==> flow/design.v <==
module detect_module 
(
    CLK, RSTn,
	 RX_Pin_In,
	 H2L_Sig
);
    input CLK;
	 input RSTn;
	 input RX_Pin_In;
	 output H2L_Sig;
	 reg H2L_F1;
	 reg H2L_F2;
	 always @ ( posedge CLK or negedge RSTn )
	     if( !RSTn )
		      begin
				    H2L_F1 <= 1'b1;
					 H2L_F2 <= 1'b1;
				end
		  else
		      begin
				    H2L_F1 <= RX_Pin_In;
					 H2L_F2 <= H2L_F1;
				end
	assign H2L_Sig = H2L_F2 & !H2L_F1;
endmodule
module rx_bps_module
(
    CLK, RSTn,
	 Count_Sig, 
	 BPS_CLK
);
    input CLK;
	 input RSTn;
	 input Count_Sig;
	 output BPS_CLK;
	 reg [12:0]Count_BPS;
	 always @ ( posedge CLK or negedge RSTn )
	    if( !RSTn )
		     Count_BPS <= 13'd0;
		 else if( Count_BPS == 13'd5207 )
		     Count_BPS <= 13'd0;
		 else if( Count_Sig )
		     Count_BPS <= Count_BPS + 1'b1;
		 else
		     Count_BPS <= 13'd0;
    assign BPS_CLK = ( Count_BPS == 12'd2604 ) ? 1'b1 : 1'b0;
endmodule
module rx_control_module
(
    CLK, RSTn,
	 H2L_Sig, RX_Pin_In, BPS_CLK, RX_En_Sig,
    Count_Sig, RX_Data, RX_Done_Sig
);
    input CLK;
	 input RSTn;
	 input H2L_Sig;
	 input RX_En_Sig;
	 input RX_Pin_In;
	 input BPS_CLK;
	 output Count_Sig;
	 output [7:0]RX_Data;
	 output RX_Done_Sig;
	 reg [3:0]i;
	 reg [7:0]rData;
	 reg isCount;
	 reg isDone;
	 always @ ( posedge CLK or negedge RSTn )
	     if( !RSTn )
		      begin 
		          i <= 4'd0;
					 rData <= 8'd0;
					 isCount <= 1'b0;
					 isDone <= 1'b0;	 
				end
		  else if( RX_En_Sig )
		      case ( i )
			       4'd0 :
					 if( H2L_Sig ) begin i <= i + 1'b1; isCount <= 1'b1; end
					 4'd1 : 
					 if( BPS_CLK ) begin i <= i + 1'b1; end
					 4'd2, 4'd3, 4'd4, 4'd5, 4'd6, 4'd7, 4'd8, 4'd9 :
					 if( BPS_CLK ) begin i <= i + 1'b1; rData[ i - 2 ] <= RX_Pin_In; end
					 4'd10 :
					 if( BPS_CLK ) begin i <= i + 1'b1; end
					 4'd11 :
					 if( BPS_CLK ) begin i <= i + 1'b1; end
					 4'd12 :
					 begin i <= i + 1'b1; isDone <= 1'b1; isCount <= 1'b0; end
					 4'd13 :
					 begin i <= 4'd0; isDone <= 1'b0; end
				endcase
	 assign Count_Sig = isCount;
	 assign RX_Data = rData;
	 assign RX_Done_Sig = isDone;
endmodule
module rx_module
(
    CLK, RSTn,
    RX_Pin_In, RX_En_Sig,
	 RX_Done_Sig, RX_Data
);
    input CLK;
	 input RSTn;
	 input RX_Pin_In;
	 input RX_En_Sig;
	 output [7:0]RX_Data;
	 output RX_Done_Sig;
	 wire H2L_Sig;
	 detect_module U1
	 (
	     .CLK( CLK ),
		  .RSTn( RSTn ),
		  .RX_Pin_In( RX_Pin_In ),     
		  .H2L_Sig( H2L_Sig )          
	 );
	 wire BPS_CLK;
	 rx_bps_module U2
	 (
	     .CLK( CLK ),
		  .RSTn( RSTn ),
		  .Count_Sig( Count_Sig ),    
		  .BPS_CLK( BPS_CLK )         
	 );
	 wire Count_Sig;
	 rx_control_module U3
	 (
	     .CLK( CLK ),
		  .RSTn( RSTn ),
		  .H2L_Sig( H2L_Sig ),       
		  .RX_En_Sig( RX_En_Sig ),   
		  .RX_Pin_In( RX_Pin_In ),   
		  .BPS_CLK( BPS_CLK ),       
		  .Count_Sig( Count_Sig ),     
		  .RX_Data( RX_Data ),         
		  .RX_Done_Sig( RX_Done_Sig )  
	 );
endmodule
module control_module
(
    CLK, RSTn,
	RX_Done_Sig,
	RX_Data,
	RX_En_Sig,
	RX_Data_Out,
	RX_Valid_Out
);
    input CLK;
	input RSTn;
	input RX_Done_Sig;
	input [7:0]RX_Data;
	output RX_En_Sig;
	output [7:0]RX_Data_Out;
	output RX_Valid_Out;
	reg [7:0]rData_0;
	reg isEn;
	reg isValid;
    always @ ( posedge CLK or negedge RSTn )
	    if( !RSTn )
		    begin rData_0 <= 8'd0; isEn <= 1'b0; isValid <= 1'b0; end
		else if( RX_Done_Sig )     
		    begin rData_0 <= RX_Data; isEn <= 1'b0; isValid <= 1'b1; end
		else begin isEn <= 1'b1; isValid <= 1'b0; end
	assign RX_Data_Out  = rData_0 ;
	assign RX_En_Sig = isEn;
	assign RX_Valid_Out = isValid;
endmodule
module rx_module_demo
(
    CLK, RSTn,
	RX_Pin_In,
	RX_Data_Out,
	RX_Valid_Out
);
    input CLK;
	input RSTn;
	input RX_Pin_In;
    output [7:0]RX_Data_Out;
    output RX_Valid_Out;
	wire RX_Done_Sig;
	wire [7:0]RX_Data;
	rx_module U1
	(
	    .CLK( CLK ),
		.RSTn( RSTn ),
		.RX_Pin_In( RX_Pin_In ),    
		.RX_En_Sig( RX_En_Sig ),    
		.RX_Done_Sig( RX_Done_Sig ),   
		.RX_Data( RX_Data )            
	);
	wire RX_En_Sig;
	wire [7:0]Output_Data;
	wire Output_Valid;
	control_module U2
	(
	    .CLK( CLK ),
	    .RSTn( RSTn ),
		.RX_Done_Sig( RX_Done_Sig ),   
		.RX_Data( RX_Data ),           
		.RX_En_Sig( RX_En_Sig ),       
		.RX_Data_Out( Output_Data ),   
		.RX_Valid_Out( Output_Valid )  
	);
	 assign RX_Data_Out = Output_Data;
	 assign RX_Valid_Out = Output_Valid;
endmodule
module data_pro
(
	input clk,
	input rstn,
	input [7:0] data_in,
	input data_valid,
	output [15:0] delay_set_a, 
	output [15:0] delay_set_b,
	output [15:0] delay_set_c, 
	output [15:0] delay_set_d,
	output [15:0] duty_cycle,
	output [15:0] sub_clk_feq,
	output [15:0] sub_clk_scl
);
	reg [7:0] funct;
	reg [15:0] data;
	reg [1:0] state;
	reg update;
	reg [15:0] delay_set_a_reg;
	reg [15:0] delay_set_b_reg;
	reg [15:0] delay_set_c_reg;
	reg [15:0] delay_set_d_reg;
	reg [15:0] duty_cycle_reg;
	reg [15:0] sub_clk_feq_reg;
	reg [15:0] sub_clk_scl_reg;
	always @(posedge clk or negedge rstn) begin		 
		if (!rstn) begin
			funct <= 8'd0;
			data <= 15'd0;
			state <= 2'd0;
			update <= 1'b0;
		end
		else if (data_valid) begin
			case (state)							 
				2'd0: begin					 
					funct <= data_in;
					state <= state + 1;
					update <= 1'b0;
				end
				2'd1: begin					 
					data[15:8] <= data_in;
					state <= state +1;
					update <= 1'b0;
				end
				2'd2: begin 					 
					data[7:0] <= data_in;
					state <= 2'd0;
					update <= 1'b1;
				end
				default: begin
					funct <= 8'd0;
					data[15:0] <= 15'd0;
					state <= 2'd0;
					update <= 1'b0;
				end
			endcase
		end
		else begin
			update <= 1'b0;
		end
	end
	always @(posedge clk or negedge rstn) begin		 
		if (!rstn) begin
			delay_set_a_reg <= 15'd0;				 
			delay_set_b_reg <= 15'd10;
			delay_set_c_reg <= 15'd20;
			delay_set_d_reg <= 15'd30;
			duty_cycle_reg <= 15'd5;
			sub_clk_scl_reg <= 15'd1000;
			sub_clk_feq_reg <= 15'd10;
		end
		else if (update) begin
			case (funct)
				8'd65: delay_set_a_reg <= data;
				8'd66: delay_set_b_reg <= data;
				8'd67: delay_set_c_reg <= data;
				8'd68: delay_set_d_reg <= data;
				8'd69: duty_cycle_reg <= data;
				8'd70: if (data != 16'd0) sub_clk_feq_reg <= data;	 
				8'd83: if (data != 16'd0) sub_clk_scl_reg <= data;
				8'd0: ;
				default: ;
			endcase
		end
	end
	assign delay_set_a = delay_set_a_reg;
	assign delay_set_b = delay_set_b_reg;
	assign delay_set_c = delay_set_c_reg;
	assign delay_set_d = delay_set_d_reg;
	assign duty_cycle = duty_cycle_reg;
	assign sub_clk_feq = sub_clk_feq_reg;
	assign sub_clk_scl = sub_clk_scl_reg;
endmodule
module ch_output_module
(
	input clk,
	input rstn,
	input [15:0] sub_clk_feq,
	input [15:0] sub_clk_scl,
	input [15:0] duty_cycle,
	input [15:0] delay_set,
	output ch_output
);
	reg ch_output_reg;
	reg [15:0] sub_clk_count;
	reg [15:0] subsub_clk_count;
	reg [15:0] subsub_count;
	wire [15:0] sub_clk_sum;
	wire [15:0] subsub_clk_sum;
	assign sub_clk_sum = 50000000 / sub_clk_feq;
	assign subsub_clk_sum = 50000000 / sub_clk_scl;
	always @(posedge clk or negedge rstn) begin 
		if (!rstn) begin
			ch_output_reg <= 0;
			sub_clk_count <= 0;
			subsub_clk_count <=0;
			subsub_count <= 0;
		end else if (sub_clk_count >= sub_clk_sum) begin
			sub_clk_count <= 0;
			subsub_clk_count <= 0;
			subsub_count <=0;
			if (delay_set == 0) begin 
				ch_output_reg <= 1;
			end else begin
				ch_output_reg <= 0;
			end
		end else if (subsub_clk_count >= subsub_clk_sum) begin
			subsub_clk_count <= 0;
			subsub_count <= subsub_count + 1;
			if ( (subsub_count < delay_set - 1) & (delay_set != 0) ) begin
				ch_output_reg <= 0;
			end else if (subsub_count < (delay_set + duty_cycle - 1) ) begin 
				ch_output_reg <= 1;
			end else if (subsub_count >= (delay_set + duty_cycle - 1) ) begin 
				ch_output_reg <= 0;
			end
		end else begin
			sub_clk_count <= sub_clk_count + 1;
			subsub_clk_count <= subsub_clk_count + 1;
		end
	end
	assign ch_output = ch_output_reg;
endmodule
module abcd_output
(
	input clk,						 
	input rstn,
	input rx_pin_in,
	output ch_a_output, ch_b_output, ch_c_output, ch_d_output
);
	wire [7:0] rx_data_out;			 
	wire rx_valid;					 
	wire [15:0] delay_set_a;		 
	wire [15:0] delay_set_b;
	wire [15:0] delay_set_c;
	wire [15:0] delay_set_d;		
	wire [15:0] duty_cycle;			 
	wire [15:0] sub_clk_feq;
	wire [15:0] sub_clk_scl;
	rx_module_demo u1				 
	(
		.CLK(clk),
		.RSTn(rstn),
		.RX_Pin_In(rx_pin_in),		 
		.RX_Data_Out(rx_data_out),	 
		.RX_Valid_Out(rx_valid)
	);
	data_pro u2						 
	(
		.clk(clk),
		.rstn(rstn),
		.data_in(rx_data_out),		 
		.data_valid(rx_valid),
		.delay_set_a(delay_set_a),	 
		.delay_set_b(delay_set_b),
		.delay_set_c(delay_set_c),
		.delay_set_d(delay_set_d),
		.duty_cycle(duty_cycle),	 
		.sub_clk_feq(sub_clk_feq),	 
		.sub_clk_scl(sub_clk_scl)	 
	);
	ch_output_module u_a
	(
		.clk(clk),
		.sub_clk_feq(sub_clk_feq),
		.sub_clk_scl(sub_clk_scl),
		.rstn(rstn),
		.delay_set(delay_set_a),
		.duty_cycle(duty_cycle),
		.ch_output(ch_a_output)
	);
	ch_output_module u_b
	(
		.clk(clk),
		.sub_clk_feq(sub_clk_feq),
		.sub_clk_scl(sub_clk_scl),
		.rstn(rstn),
		.delay_set(delay_set_b),
		.duty_cycle(duty_cycle),
		.ch_output(ch_b_output)
	);
	ch_output_module u_c
	(
		.clk(clk),
		.sub_clk_feq(sub_clk_feq),
		.sub_clk_scl(sub_clk_scl),
		.rstn(rstn),
		.delay_set(delay_set_c),
		.duty_cycle(duty_cycle),
		.ch_output(ch_c_output)
	);
	ch_output_module u_d
	(
		.clk(clk),
		.sub_clk_feq(sub_clk_feq),
		.sub_clk_scl(sub_clk_scl),
		.rstn(rstn),
		.delay_set(delay_set_d),
		.duty_cycle(duty_cycle),
		.ch_output(ch_d_output)
	);
endmodule
# From RTL to reports: abcd_output
# The steps from the RTL of abcd_output to its reports follow in flow order.
# Line numbers count from 1 in the design file above.
# Operators: Yosys type, input widths -> output width; for muxes data width and select width s.
# Cell names lack the library's common part.
# Not given: --
[setup]
top_module = "abcd_output"
clk_port = "clk"
lib = "sky130hd"
lib_corner = "tt_025C_1v80"

# Elaborated design
# Counts by Yosys on the flattened word-level netlist (proc, flatten, opt, wreduce; memories kept). Register bits leave out memories and registers merged into their read ports (data or address). Print and check cells are left out. Cells with the same type and inputs are merged into one.
[bits]
ff_bits = 374
input_bits = 3
out_inout_bits = 4
word_cells = 243
[op_classes]
add_sub_neg = 29
div_mod_pow = 2
n_cmp = 20
eq_ne = 30
n_shift = 2
muxes = 65
logic = 11
reduce_and_logical = 46
[ops]
columns = ["operator", "n"]
rows = [
  ["$div 26x16->32 const A", 2],
  ["$mux 16", 24],
  ["$lt 16x32->1", 8],
  ["$add 16x1->16 const B", 12],
  ["$ge 16x16->1", 8],
  ["$ge 16x32->1", 4],
  ["$sub 32x1->32 const B", 4],
  ["$reduce_bool 16->1", 5],
  ["$sub 16x1->17 const B", 4],
  ["$add 16x16->17", 4],
  ["$logic_not 16->1", 4],
  ["$eq 8x7->1 const B", 7],
  ["$pmux 8 s2", 3],
  ["$shift 1x33->8", 1],
  ["$shift 1x33->8 const A", 1],
  ["$neg 32->33", 1],
  ["$mux 1", 30],
  ["$reduce_and 2->1", 13],
  ["$mux 13", 2],
  ["$eq 4x4->1 const B", 6],
  ["$eq 4x3->1 const B", 4],
  ["$reduce_bool 4->1", 4],
  ["$pmux 4 s4", 1],
  ["$add 13x1->13 const B", 1],
  ["$eq 13x12->1 const B", 1],
  ["$eq 13x13->1 const B", 1],
  ["$reduce_bool 2->1", 6],
  ["$reduce_and 3->1", 4],
]
# Other operator kinds: 25; their cells: 40.

# Depth
# Longest topological path by Yosys (ltp), each cell counted once; first at word level (registers and memories cut), then after technology mapping (sequential cells cut; the memories' decode and read muxes count).
[logic_depth]
ltp_word = 8
ABC_AREA = 0
mapped_depth = 504
ltp_nobuf = 453

# After synthesis
# Source: synth_stat.txt of the flow (Yosys; design flattened, memories mapped). It holds for the ABC_AREA given above (unset counts as 0); a run with the other value may have another netlist.
[by_type]
columns = ["type", "n"]
rows = [
  ["ha_1", 1071],
  ["dfrtp_1", 354],
  ["xnor2_1", 500],
  ["a21oi_1", 765],
  ["nor2_1", 998],
  ["o21ai_0", 682],
  ["nand2_1", 841],
  ["xor2_1", 335],
  ["mux2_2", 252],
  ["a21o_1", 335],
  ["nand2b_1", 275],
  ["inv_1", 457],
  ["nand3_1", 304],
  ["o21a_1", 172],
  ["nor3_1", 251],
  ["o31ai_1", 149],
  ["nor2b_1", 161],
  ["o211ai_1", 108],
]
# Not listed: further types 118, cells in them 1963.
[synth_totals]
mapped_cells = 9973
yosys_area_um2 = 74152.4
flip_flops = 374
buffers = 273
# The figures by module come from a second, unflattened synthesis with its own total; it is not the netlist above.
[hier_totals]
cells_unflattened = 31642
hier_area_um2 = 225697.7
# Each row is one instance without its submodules.
[by_module]
columns = ["mod", "instances", "cells", "mod_area_um2", "mod_seq_area_um2"]
rows = [
  ["ch_output_module", 4, 7758, 54425.9, 1226.2],
  ["data_pro", 1, 392, 5703.0, 3500.9],
  ["rx_control_module", 1, 120, 1101.1, 350.3],
  ["rx_bps_module", 1, 75, 738.2, 325.3],
  ["control_module", 1, 20, 385.4, 250.2],
  ["detect_module", 1, 3, 66.3, 52.6],
  ["abcd_output", 1, 0, 0.0, 0.0],
  ["rx_module", 1, 0, 0.0, 0.0],
  ["rx_module_demo", 1, 0, 0.0, 0.0],
]

# Path before layout
# OpenSTA on the mapped netlist: ideal clock, no wires. The path of least setup slack (recovery checks aside). Input and output delay are each 20% of the period. Register names are those of the netlist, which keeps one name where synthesis merged equal registers.
[synth_path]
path_type = "register to register"
startpoint = "register u2.sub_clk_scl_reg[0]"
endpoint = "register u_a.sub_clk_count[13]"
period_ns = 110.0
setup_time_ns = 0.132
launch_ns = 0.000
t_arrival_ns = 90.816
t_required_ns = 109.868
setup_slack_ns = 19.052
path_delay_ns = 90.948
stages = 483
path_buffers = 55
synth_period_reached_ns = 90.948
# "path_delay_ns" is the arrival time less input delay plus setup time.
# "stages" counts driving pins, that of a launching flip-flop among them; a cell with two outputs on the path counts twice.
# "synth_period_reached_ns" = period - worst setup slack (recovery checks aside). The figure is calculated, with input and output delays left at 20% of the set period.
# The rows between start and end are the longest chain of elaborated cells between them; the timing report does not say that the signal goes this way. Where chains are equally long, one stands for them.
# Each line given opens the expression or statement behind the cell; cells for indexed reads and writes are added by Yosys, which also makes memories of some case tables.
# At most two assigning lines are given for a register; there are more.
[synth_between]
cell_sequence = "dfrtp_1 > buf_4 > buf_4 > clkbuf_1 > inv_1 > clkbuf_1 > buf_1 > ha_1 > clkbuf_1 > nor4b_1 > nand2_1 > nor2_1 > ha_1 > xor2_1 > a32oi_1 > nor2_1 > ha_1 > a21oi_1 > (+447 left out) > o21ai_0 > nand2b_1 > a21oi_1 > nor2b_1 > o21ai_0 > nand2b_1 > a21oi_1 > nor2b_1 > o21ai_0 > nand2b_1 > a21oi_1 > clkbuf_1 > and3_1 > nand4_1 > nor2_1 > nand3_1 > xor2_1 > nor2_1"
elab_chain_cells = 4
[synth_lines]
columns = ["item", "line", "source"]
rows = [
  ["start, declared", 230, "reg [15:0] sub_clk_scl_reg;"],
  ["start, assigned", 274, "sub_clk_scl_reg <= 15'd1000;"],
  ["start, assigned", 285, "8'd83: if (data != 16'd0) sub_clk_scl_reg <= data;"],
  ["$div 26x16->32", 316, "assign subsub_clk_sum = 50000000 / sub_clk_scl;"],
  ["$ge 16x16->1", 332, "end else if (subsub_clk_count >= subsub_clk_sum) begin"],
  ["$mux 16", 332, ""],
  ["$mux 16", 323, "end else if (sub_clk_count >= sub_clk_sum) begin"],
  ["end, assigned", 324, "sub_clk_count <= 0;"],
  ["end, assigned", 343, "sub_clk_count <= sub_clk_count + 1;"],
  ["end, declared", 310, "reg [15:0] sub_clk_count;"],
]

# Path in the finished layout
# From the final timing report of record 1: the path of least setup slack in the routed layout; clock arrival at registers is part of the times.
[layout_path]
path_type = "register to register"
startpoint = "register u2.sub_clk_scl_reg[0]"
endpoint = "register u_d.sub_clk_count[12]"
period_ns = 63.3
setup_time_ns = 0.11
launch_ns = 0.62
t_arrival_ns = 76.96
t_required_ns = 63.81
setup_slack_ns = -13.15
stages = 480
path_buffers = 126
# The rows between start and end are the longest chain of elaborated cells between them; the timing report does not say that the signal goes this way. Where chains are equally long, one stands for them.
# At most two assigning lines are given for a register; there are more.
[layout_between]
cell_sequence = "dfrtp_4 > inv_8 > ha_4 > nor4b_4 > nand2_1 > nor2_1 > ha_1 > a21o_1 > a22oi_2 > nor2_1 > ha_1 > o211ai_1 > a21o_1 > nor3_2 > nor2_1 > nor2_1 > ha_1 > o21ai_2 > (+444 left out) > o21ai_1 > nand2b_1 > a21oi_2 > nor2b_1 > o21ai_1 > nand2b_1 > a21oi_1 > nor2b_1 > o21ai_1 > nand2b_1 > a21oi_2 > buf_4 > and3_4 > nand4_1 > nor2_1 > nand2_1 > xor2_1 > nor2_1"
elab_chain_cells = 4
[layout_lines]
columns = ["item", "line", "source"]
rows = [
  ["start, declared", 230, "reg [15:0] sub_clk_scl_reg;"],
  ["start, assigned", 274, "sub_clk_scl_reg <= 15'd1000;"],
  ["start, assigned", 285, "8'd83: if (data != 16'd0) sub_clk_scl_reg <= data;"],
  ["$div 26x16->32", 316, "assign subsub_clk_sum = 50000000 / sub_clk_scl;"],
  ["$ge 16x16->1", 332, "end else if (subsub_clk_count >= subsub_clk_sum) begin"],
  ["$mux 16", 332, ""],
  ["$mux 16", 323, "end else if (sub_clk_count >= sub_clk_sum) begin"],
  ["end, assigned", 324, "sub_clk_count <= 0;"],
  ["end, assigned", 343, "sub_clk_count <= sub_clk_count + 1;"],
  ["end, declared", 310, "reg [15:0] sub_clk_count;"],
]

Wiki page: abcd_output / flow data

Module abcd_output, platform sky130hd: 2 stored runs of the flow (Yosys, OpenROAD) with differing settings, in no particular order. Input and output delays are each 20% of the period that was set; the output load is 0.01 pF.
"worst_setup_path_time_ns" is the time allowed to the run's worst setup path (the clock period less input and output delay, where it has them) less its slack. Clock arrival times count: a late capture clock shortens it, a late launch clock lengthens it.

# record 1
==> flow/run.sh <==
#!/bin/bash
# the make line also repeats the synthesis and layout settings of config.mk as NAME=value (left out here)
make -C /OpenROAD-flow-scripts/flow DESIGN_CONFIG=/design/flow/config.mk WORK_HOME=/design/flow/orfs CLKGATE_MAP_FILE= finish
==> flow/config.mk <==
export PLATFORM = sky130hd
export DESIGN_NAME = abcd_output
export DESIGN_NICKNAME = abcd_output
export VERILOG_FILES = /design/flow/design.v
export SDC_FILE = /design/flow/constraint.sdc
export NUM_CORES = 4
export LEC_CHECK = 0
export ABC_AREA = 0
export CAP_MARGIN = 40
export CORE_ASPECT_RATIO = 0.91
export CORE_MARGIN = 7
export CORE_UTILIZATION = 48
export CTS_CLUSTER_DIAMETER = 137
export MAX_ROUTING_LAYER = met5
export MIN_ROUTING_LAYER = met1
export PLACE_DENSITY = 0.59
export SLEW_MARGIN = 30
export TNS_END_PERCENT = 70
==> flow/constraint.sdc <==
create_clock -name core_clock -period 63.3 [get_ports {clk}]
set_input_delay 12.6600 -clock core_clock [delete_from_list [all_inputs] [get_ports {clk}]]
set_output_delay 12.6600 -clock core_clock [all_outputs]
set_load 0.01 [all_outputs]

==> record 1: results <==
yosys.chip_area_um2=74152.4
die_area_um2=165696.0
final_cell_area_um2=111312.0
post_route_util_pct=72.6
final_setup_ws_ns=-13.148
tns_ns=-2516.660
timing.hold.ws_ns=0.371
worst_setup_path_time_ns=76.45
worst_setup_path_type="register to register"

# record 2
==> flow/run.sh <==
#!/bin/bash
# the make line also repeats the synthesis and layout settings of config.mk as NAME=value (left out here)
make -C /OpenROAD-flow-scripts/flow DESIGN_CONFIG=/design/flow/config.mk WORK_HOME=/design/flow/orfs CLKGATE_MAP_FILE= finish
==> flow/config.mk <==
export PLATFORM = sky130hd
export DESIGN_NAME = abcd_output
export DESIGN_NICKNAME = abcd_output
export VERILOG_FILES = /design/flow/design.v
export SDC_FILE = /design/flow/constraint.sdc
export NUM_CORES = 4
export LEC_CHECK = 0
export ABC_AREA = 1
export CAP_MARGIN = 5
export CELL_PAD_IN_SITES_DETAIL_PLACEMENT = 1
export CELL_PAD_IN_SITES_GLOBAL_PLACEMENT = 2
export CORE_MARGIN = 2
export CORE_UTILIZATION = 24
export GPL_ROUTABILITY_DRIVEN = 1
export HOLD_SLACK_MARGIN = 0.17
export MAX_ROUTING_LAYER = met4
export MIN_ROUTING_LAYER = met2
export PLACE_DENSITY_LB_ADDON = 0.12
export SETUP_SLACK_MARGIN = 5.0
export SLEW_MARGIN = 20
==> flow/constraint.sdc <==
create_clock -name core_clock -period 172.0 [get_ports {clk}]
set_input_delay 34.4000 -clock core_clock [delete_from_list [all_inputs] [get_ports {clk}]]
set_output_delay 34.4000 -clock core_clock [all_outputs]
set_load 0.01 [all_outputs]

==> record 2: results <==
yosys.chip_area_um2=76323.2
die_area_um2=322539.0
final_cell_area_um2=82796.9
post_route_util_pct=26.1
final_setup_ws_ns=81.913
tns_ns=0.000
timing.hold.ws_ns=0.385
worst_setup_path_time_ns=90.09
worst_setup_path_type="register to register"
